==> flow/design.v <==
`timescale 1ns / 1ps
module iir_filter (
    input wire clk,
    input wire rst,
    input wire signed [15:0] x_in,
    output reg signed [15:0] y_out
);
    localparam signed [39:0] B0 =  3947;
    localparam signed [39:0] B1 = -7894;
    localparam signed [39:0] B2 =  3947;
    localparam signed [39:0] A2 = -7891; 
    localparam signed [39:0] A3 =  3801;
    reg signed [39:0] z1;
    reg signed [39:0] z2;
    wire signed [39:0] x_ext;
    wire signed [39:0] b0_x, b1_x, b2_x;
    wire signed [39:0] a2_y, a3_y;
    wire signed [39:0] y_acc;
    assign x_ext = {{24{x_in[15]}}, x_in};
    assign b0_x = x_ext * B0;
    assign b1_x = x_ext * B1;
    assign b2_x = x_ext * B2;
    assign y_acc = b0_x + z1;
    reg signed [15:0] y_comb;
    wire signed [39:0] y_scaled = y_acc >>> 12; 
    always @(*) begin
        if (y_scaled > 32767)      
            y_comb = 32767;
        else if (y_scaled < -32768) 
            y_comb = -32768;
        else                        
            y_comb = y_scaled[15:0];
    end
    wire signed [39:0] y_comb_ext = {{24{y_comb[15]}}, y_comb};
    assign a2_y = y_comb_ext * A2;
    assign a3_y = y_comb_ext * A3;
    always @(posedge clk) begin
        if (rst) begin
            y_out <= 0;
            z1 <= 0;
            z2 <= 0;
        end else begin
            y_out <= y_comb;
            z1 <= b1_x - a2_y + z2;
            z2 <= b2_x - a3_y;
        end
    end
endmodule
`timescale 1ns / 1ps
module threshold_estimator (
    input wire clk,
    input wire rst,
    input wire signed [15:0] data_in,
    output reg signed [15:0] threshold
);
    reg signed [15:0] abs_data;
    always @(*) begin
        if (data_in == -16'd32768) abs_data = 16'd32767;
        else abs_data = (data_in < 0) ? -data_in : data_in;
    end
    localparam K = 14; 
    reg signed [31:0] accumulator;
    always @(posedge clk) begin
        if (rst) begin
            accumulator <= 0;
            threshold <= 0;
        end else begin
            accumulator <= accumulator - (accumulator >>> K) + abs_data;
            threshold <= -(((accumulator >>> K) * 45) >>> 3);
        end
    end
endmodule
`timescale 1ns / 1ps
module spike_detect (
    input wire clk,
    input wire rst,
    input wire signed [15:0] data_in,
    input wire signed [15:0] threshold,
    output reg spike_out
);
    localparam integer LOCKOUT = 20;
    localparam signed [15:0] SATURATION_NEG = -16'd30000;
    reg [4:0] timer;
    always @(posedge clk) begin
        if (rst) begin
            spike_out <= 0;
            timer <= 0;
        end else begin
            spike_out <= 0;
            if (timer > 0) begin
                timer <= timer - 1;
            end else begin
                if ((data_in < threshold) && (data_in > SATURATION_NEG)) begin
                    spike_out <= 1;
                    timer <= LOCKOUT;
                end
            end
        end
    end
endmodule
`timescale 1ns / 1ps
module velocity_decoder (
    input wire clk,
    input wire rst,
    input wire bin_strobe,  
    input wire signed [15:0] bin_count,  
    output reg signed [15:0] velocity  
);
    localparam signed [15:0] M1 = 16'd3891;  
    localparam signed [15:0] M2 = 16'd819;  
    localparam signed [15:0] MAX_VEL = 16'd20480; 
    localparam signed [15:0] MIN_VEL = -16'd20480;
    reg signed [31:0] term1;  
    reg signed [31:0] term2;  
    reg signed [31:0] sum;  
    always @(posedge clk) begin
        if (rst) begin
            velocity <= 0;
        end else if (bin_strobe) begin
            term1 = velocity * M1; 
            term2 = (bin_count * M2) <<< 12;
            sum = term1 + term2;
            if ((sum >>> 12) > MAX_VEL) 
                velocity <= MAX_VEL;
            else if ((sum >>> 12) < MIN_VEL)
                velocity <= MIN_VEL;
            else
                velocity <= sum >>> 12;
        end
    end
endmodule
`timescale 1ns / 1ps
module neural_pipeline_top (
    input wire clk,
    input wire rst,
    input wire signed [15:0] raw_in,
    output wire signed [15:0] vel_out
);
    wire signed [15:0] filt_out;
    wire spike_pulse_raw;  
    reg spike_pulse_safe;  
    wire signed [15:0] auto_threshold;
    reg [17:0] warmup_cnt; 
    always @(posedge clk) begin
        if (rst) begin
            warmup_cnt <= 0;
            spike_pulse_safe <= 0;
        end else begin
            if (warmup_cnt < 150000) 
                warmup_cnt <= warmup_cnt + 1;
            if (warmup_cnt == 150000) 
                spike_pulse_safe <= spike_pulse_raw;
            else 
                spike_pulse_safe <= 0;
        end
    end
    reg [10:0] bin_timer;
    reg bin_strobe;
    reg signed [15:0] bin_accumulator;
    reg signed [15:0] current_bin_count;
    iir_filter u_filter (
        .clk(clk),
        .rst(rst),
        .x_in(raw_in),
        .y_out(filt_out)
    );
    threshold_estimator u_thresh_gen (
        .clk(clk),
        .rst(rst),
        .data_in(filt_out),
        .threshold(auto_threshold)
    );
    spike_detect u_detect (
        .clk(clk),
        .rst(rst),
        .data_in(filt_out),
        .threshold(auto_threshold), 
        .spike_out(spike_pulse_raw) 
    );
    always @(posedge clk) begin
        if (rst) begin
            bin_timer <= 0;
            bin_accumulator <= 0;
            current_bin_count <= 0;
            bin_strobe <= 0;
        end else begin
            bin_strobe <= 0;
            if (spike_pulse_safe)
                bin_accumulator <= bin_accumulator + 1;
            if (bin_timer == 1499) begin
                bin_timer <= 0;
                current_bin_count <= bin_accumulator;
                bin_accumulator <= 0;
                bin_strobe <= 1;
            end else begin
                bin_timer <= bin_timer + 1;
                bin_strobe <= 0;
            end
        end
    end
    velocity_decoder u_decoder (
        .clk(clk),
        .rst(rst),
        .bin_strobe(bin_strobe),
        .bin_count(current_bin_count),
        .velocity(vel_out)
    );
endmodule
# From RTL to reports: neural_pipeline_top
# Each step is given for the RTL above and for the edited RTL.
# "orig" refers to lines of the RTL above, "edited" to lines of the edited file.
# "delta": "edited" minus "orig" as printed here. "rel_change_pct": 100 x difference / "orig".
# Library cell names are shortened.
# The mark - stands for no value.
# design
top	neural_pipeline_top
clock_port	clk
cell_library	sky130hd
corner	tt_025C_1v80

# Diff
# The edit as a unified diff against the file above.
# A script made this edit. It changes what the design does and was not meant as an optimisation.
# begin of diff
@@ -42,5 +42,5 @@
         end else begin
             y_out <= y_comb;
-            z1 <= b1_x - a2_y + z2;
+            z1 <= b1_x + a2_y + z2;
             z2 <= b2_x - a3_y;
         end
# end of diff

# Elaborated design
# Counts by Yosys on the flattened word-level netlist (proc, flatten, opt, wreduce; memories kept). Register bits leave out memories and registers merged into their read ports (data or address). Print and check cells are left out. Cells with the same type and inputs are merged into one.
# op_classes
item	orig	edited	delta	rel_change_pct
add_sub_neg	13	13	0	0.00
multipliers	7	7	0	0.00
n_div	0	0	0	-
n_cmp	9	9	0	0.00
n_eq	3	3	0	0.00
shift	0	0	0	-
n_mux	10	10	0	0.00
bitwise	1	1	0	0.00
reduce_and_logical	5	5	0	0.00
# ops
op	orig	edited	delta	rel_change_pct
40-bit adder	1	2	1	100.00
40-bit subtractor	1	0	-1	-100.00
# Operator kinds equal on both sides are left out: 33.
# word_totals
item	orig	edited	delta	rel_change_pct
ff_bits	229	229	0	0.00
latch_bits	0	0	0	-
ramBits	0	0	0	-
mem_bits_ro	0	0	0	-
clocked_rd_ports_x_width	0	0	0	-
n_memories	0	0	0	-
inputBits	18	18	0	0.00
output_inout_bits	16	16	0	0.00
elab_cells	62	62	0	0.00

# Longest topological paths
# Depth = most cells in a row (Yosys ltp): at word level without a register or memory, in the mapped netlist without a sequential cell, where the memories' decode and read muxes count.
# logic_depth
item	orig	edited	delta	rel_change_pct
ltp_word	8	8	0	0.00
ABC_AREA	0	0	-	-
depth_mapped	71	72	1	1.41
mapped_depth_nobuf	69	71	2	2.90

# Netlist
# The flow's flattened synthesis, as Yosys stat reports it; memories are mapped. The netlist is that of the ABC_AREA named above (0 if unset); the other value can give another one.
# by_type
cell	orig	edited	delta	rel_change_pct
nand2_1	181	150	-31	-17.13
inv_1	1004	979	-25	-2.49
xnor2_1	194	218	24	12.37
xor2_1	146	125	-21	-14.38
nor2_1	351	336	-15	-4.27
and2_1	32	17	-15	-46.88
nand4_1	32	17	-15	-46.88
and3_1	37	24	-13	-35.14
a21oi_1	198	187	-11	-5.56
clkbuf_1	49	38	-11	-22.45
a31oi_1	25	15	-10	-40.00
a21boi_0	8	18	10	125.00
a22o_1	2	12	10	500.00
o21bai_1	14	23	9	64.29
o311ai_0	10	1	-9	-90.00
mux2i_1	36	28	-8	-22.22
o22ai_1	2	10	8	400.00
nor4b_1	8	1	-7	-87.50
# Cell types equal on both sides are left out: 14.
# The list need not be complete.
# synth_totals
item	orig	edited	delta	rel_change_pct
stdcells	4550	4417	-133	-2.92
synth_area_mm2	0.0403875	0.0398582	-0.0005293	-1.31
ffs	219	219	0	0.00
buffers	62	49	-13	-20.97
# By module: a second synthesis without flattening, with its own total; a netlist apart from the flattened one above.
# unflattened
item	orig	edited	delta	rel_change_pct
cells_unflattened	4726	4745	19	0.40
area_unflattened_mm2	0.0419327	0.0424807	0.0005480	1.31
# Each row is one instance without its submodules.
# by_module_orig
mod	n_inst	n_cells	mod_area_mm2	mod_seq_area_mm2
iir_filter	1	2745	0.0243396	0.0017217
velocity_decoder	1	840	0.0078238	0.0003203
(no name shown)	1	770	0.0064237	0.0009609
neural_pipeline_top	1	274	0.0026213	0.0012612
spike_detect	1	97	0.0007244	0.0001201
# by_module_edited
mod	n_inst	n_cells	mod_area_mm2	mod_seq_area_mm2
iir_filter	1	2764	0.0248876	0.0017217
velocity_decoder	1	840	0.0078238	0.0003203
(no name shown)	1	770	0.0064237	0.0009609
neural_pipeline_top	1	274	0.0026213	0.0012612
spike_detect	1	97	0.0007244	0.0001201

# Worst setup path after synthesis
# OpenSTA on the mapped netlist: ideal clock, no wires. The path of least setup slack (recovery checks aside). Input and output delay are each 20% of the period. Register names are those of the netlist, which keeps one name where synthesis merged equal registers.
# synth_timing
item	orig	edited	delta	rel_change_pct
path_type	in2reg	in2reg	-	-
startpoint	in raw_in[7]	in raw_in[1]	-	-
endpoint	reg u_filter.z1[29]	reg u_filter.z1[37]	-	-
tclk_ns	25.0	25.0	0.0	0.00
in_delay_ns	5.000	5.000	0.000	0.00
setup_ns	0.121	0.071	-0.050	-
launch_ns	5.000	5.000	0.000	0.00
t_arrival_ns	19.584	20.211	0.627	3.20
t_required_ns	24.879	24.929	0.050	0.20
slack_ns	5.295	4.718	-0.577	-
path_delay_ns	14.705	15.282	0.577	3.92
driving_pins	65	64	-1	-1.54
period_less_setup_slack_ns	19.705	20.282	0.577	2.93
# "path_delay_ns" is the arrival time less input delay plus setup time.
# "driving_pins" counts driving pins, that of a launching flip-flop among them; a cell with two outputs on the path counts twice.
# "period_less_setup_slack_ns" = period - worst setup slack (recovery checks aside). The figure is calculated, with input and output delays left at 20% of the set period.
# Between the ends stands the longest chain of elaborated cells between them, by number of cells; it is not shown to be the way that was timed. Of several equally long chains one is given.
# Each line given opens the expression or statement behind the cell; cells for indexed reads and writes are added by Yosys, which also makes memories of some case tables.
# synth_between_orig
path_cell_list	ha_1 fa_1 inv_1 fa_1 inv_1 fa_1 inv_1 fa_1 inv_1 ha_1 or3_1 o211ai_1 a21oi_1 o21a_1 o21ai_0 nand2_1 a21o_1 a21oi_1 [... 29 more ...] o31ai_1 nor2_1 xnor2_1 fa_1 inv_1 ha_1 a21o_1 a21oi_1 o21ai_0 a21oi_1 nor2b_1 o21ai_0 nand2b_1 a21oi_1 nand2_1 o221ai_1 o21ai_1 mux2_2
elab_chain_cells	8
# synth_lines_orig
item	line	text
from (decl)	136	input wire signed [15:0] raw_in,
16-bit by 13-bit multiplier with 29-bit output	20	assign b0_x = x_ext * B0;
29-bit by 40-bit adder with 40-bit output	23	assign y_acc = b0_x + z1;
28-bit by 16-bit < comparator with 1-bit output	29	else if (y_scaled < -32768)
16-bit 2-to-1 mux	29
16-bit 2-to-1 mux	27	if (y_scaled > 32767)
16-bit by 14-bit multiplier with 30-bit output	35	assign a2_y = y_comb_ext * A2;
40-bit subtractor	44	z1 <= b1_x - a2_y + z2;
40-bit adder	44
to (assign)	40	z1 <= 0;
to (assign)	44
to (decl)	13	reg signed [39:0] z1;
# synth_between_edited
path_cell_list	ha_1 xor2_1 ha_1 inv_1 fa_1 fa_1 inv_1 fa_1 ha_1 a21o_1 a21o_1 a221o_1 a21oi_1 o21ai_1 a21boi_0 a21oi_1 xor2_1 ha_1 [... 28 more ...] a21boi_0 o21ai_0 a21boi_0 o21ai_0 a21boi_0 nor2_1 fa_1 ha_1 or4_1 nor3_1 a211oi_1 or3_1 o31a_1 a41oi_1 a311oi_1 a31oi_1 o211ai_1 a21oi_1
elab_chain_cells	8
# synth_lines_edited
item	line	text
from (decl)	136	input wire signed [15:0] raw_in,
16-bit by 13-bit multiplier with 29-bit output	20	assign b0_x = x_ext * B0;
29-bit by 40-bit adder with 40-bit output	23	assign y_acc = b0_x + z1;
28-bit by 16-bit < comparator with 1-bit output	29	else if (y_scaled < -32768)
16-bit 2-to-1 mux	29
16-bit 2-to-1 mux	27	if (y_scaled > 32767)
16-bit by 14-bit multiplier with 30-bit output	35	assign a2_y = y_comb_ext * A2;
40-bit adder x2	44	z1 <= b1_x + a2_y + z2;
to (assign)	40	z1 <= 0;
to (assign)	44
to (decl)	13	reg signed [39:0] z1;

# Timing after layout
# From the final timing report of each run of set A: the path of least setup slack in the routed layout; clock arrival at registers is part of the times.
# layout_timing
item	orig	edited	delta	rel_change_pct
path_type	in2reg	in2reg	-	-
startpoint	in raw_in[0]	in raw_in[10]	-	-
endpoint	reg u_filter.z1[29]	reg u_filter.z1[35]	-	-
tclk_ns	23.2	23.2	0.0	0.00
in_delay_ns	4.64	4.64	0.00	0.00
setup_ns	0.11	0.07	-0.04	-
launch_ns	4.64	4.64	0.00	0.00
t_arrival_ns	22.42	22.47	0.05	0.22
t_required_ns	23.69	23.68	-0.01	-0.04
slack_ns	1.27	1.21	-0.06	-
driving_pins	57	66	9	15.79
# Between the ends stands the longest chain of elaborated cells between them, by number of cells; it is not shown to be the way that was timed. Of several equally long chains one is given.
# layout_between_orig
path_cell_list	clkdlybuf4s50_1 inv_1 ha_1 ha_1 inv_1 fa_1 inv_1 fa_1 fa_1 ha_1 nand3_1 nand2_1 a41o_1 o41ai_1 buf_4 o21ai_0 a211o_1 a31o_2 [... 21 more ...] inv_1 fa_1 ha_1 a2111oi_0 or3_1 o31ai_1 o41ai_1 nand2b_1 a21oi_1 xnor2_1 fa_1 inv_1 ha_1 nand2_1 a2111oi_1 o221ai_1 o21ai_1 mux2_2
elab_chain_cells	8
# layout_lines_orig
item	line	text
from (decl)	136	input wire signed [15:0] raw_in,
16-bit by 13-bit multiplier with 29-bit output	20	assign b0_x = x_ext * B0;
29-bit by 40-bit adder with 40-bit output	23	assign y_acc = b0_x + z1;
28-bit by 16-bit < comparator with 1-bit output	29	else if (y_scaled < -32768)
16-bit 2-to-1 mux	29
16-bit 2-to-1 mux	27	if (y_scaled > 32767)
16-bit by 14-bit multiplier with 30-bit output	35	assign a2_y = y_comb_ext * A2;
40-bit subtractor	44	z1 <= b1_x - a2_y + z2;
40-bit adder	44
to (assign)	40	z1 <= 0;
to (assign)	44
to (decl)	13	reg signed [39:0] z1;
# layout_between_edited
path_cell_list	clkdlybuf4s50_1 ha_1 inv_1 fa_1 inv_1 fa_1 inv_1 fa_1 inv_1 fa_1 ha_1 a21o_1 a21o_1 a221o_1 a21oi_1 o21ai_1 a21boi_0 a21oi_1 [... 30 more ...] a21boi_0 o21ai_0 a21boi_0 o21ai_0 a21boi_0 nor2_1 fa_1 ha_1 or4_1 nor3_1 a211oi_1 or3_1 o31a_1 a41oi_1 a311oi_1 a31oi_1 o211ai_1 a21oi_1
elab_chain_cells	8
# layout_lines_edited
item	line	text
from (decl)	136	input wire signed [15:0] raw_in,
16-bit by 13-bit multiplier with 29-bit output	20	assign b0_x = x_ext * B0;
29-bit by 40-bit adder with 40-bit output	23	assign y_acc = b0_x + z1;
28-bit by 16-bit < comparator with 1-bit output	29	else if (y_scaled < -32768)
16-bit 2-to-1 mux	29
16-bit 2-to-1 mux	27	if (y_scaled > 32767)
16-bit by 14-bit multiplier with 30-bit output	35	assign a2_y = y_comb_ext * A2;
40-bit adder x2	44	z1 <= b1_x + a2_y + z2;
to (assign)	40	z1 <= 0;
to (assign)	44
to (decl)	13	reg signed [39:0] z1;

# Flow runs
# Both versions went through the flow (Yosys, OpenROAD) with the same settings in each pair. Constraints: input delay and output delay 20% of the set period each, output load 0.01 pF.
# settings_set_A
period_ns	23.2
CAP_MARGIN	20
CORE_MARGIN	2
CORE_UTILIZATION	40
SLEW_MARGIN	20
# results_set_A
item	orig	edited	delta	rel_change_pct
post_synth_area_mm2	0.0403875	0.0398582	-0.0005293	-1.31
total_die_area_mm2	0.103526	0.102186	-0.001340	-1.29
layout_stdcell_area_mm2	0.0433904	0.0431138	-0.0002766	-0.64
utilization_frac	0.433	0.437	0.004	-
ws_setup_ns	1.273	1.209	-0.064	-
tns_setup_ns	0.000	0.000	0.000	-
hold_worst_slack_ns	0.468	0.455	-0.013	-
timing.achieved_period_ns	21.927	21.991	0.064	0.29
# settings_set_B
CELL_PAD_IN_SITES_DETAIL_PLACEMENT	0
CELL_PAD_IN_SITES_GLOBAL_PLACEMENT	1
CORE_MARGIN	10
CORE_UTILIZATION	62
CTS_CLUSTER_DIAMETER	392
CTS_CLUSTER_SIZE	88
GPL_ROUTABILITY_DRIVEN	1
GPL_TIMING_DRIVEN	1
HOLD_SLACK_MARGIN	0.28
PLACE_DENSITY_LB_ADDON	0.28
SETUP_SLACK_MARGIN	-1.65
period_ns	18.6
CAP_MARGIN	20
SLEW_MARGIN	20
# results_set_B
item	orig	edited	delta	rel_change_pct
post_synth_area_mm2	0.0403875	0.0398582	-0.0005293	-1.31
total_die_area_mm2	0.0757488	0.0748296	-0.0009192	-1.21
layout_stdcell_area_mm2	0.0452859	0.0450182	-0.0002677	-0.59
utilization_frac	0.702	0.711	0.009	-
ws_setup_ns	-0.528	-0.691	-0.163	-
tns_setup_ns	-5.535	-8.450	-2.915	-
hold_worst_slack_ns	0.507	0.470	-0.037	-
timing.achieved_period_ns	19.128	19.291	0.163	0.85
# "timing.achieved_period_ns": clock period set for the run, less the worst setup slack. It is reckoned from that one timing run; input and output delays stay at 20% of the period that was set.
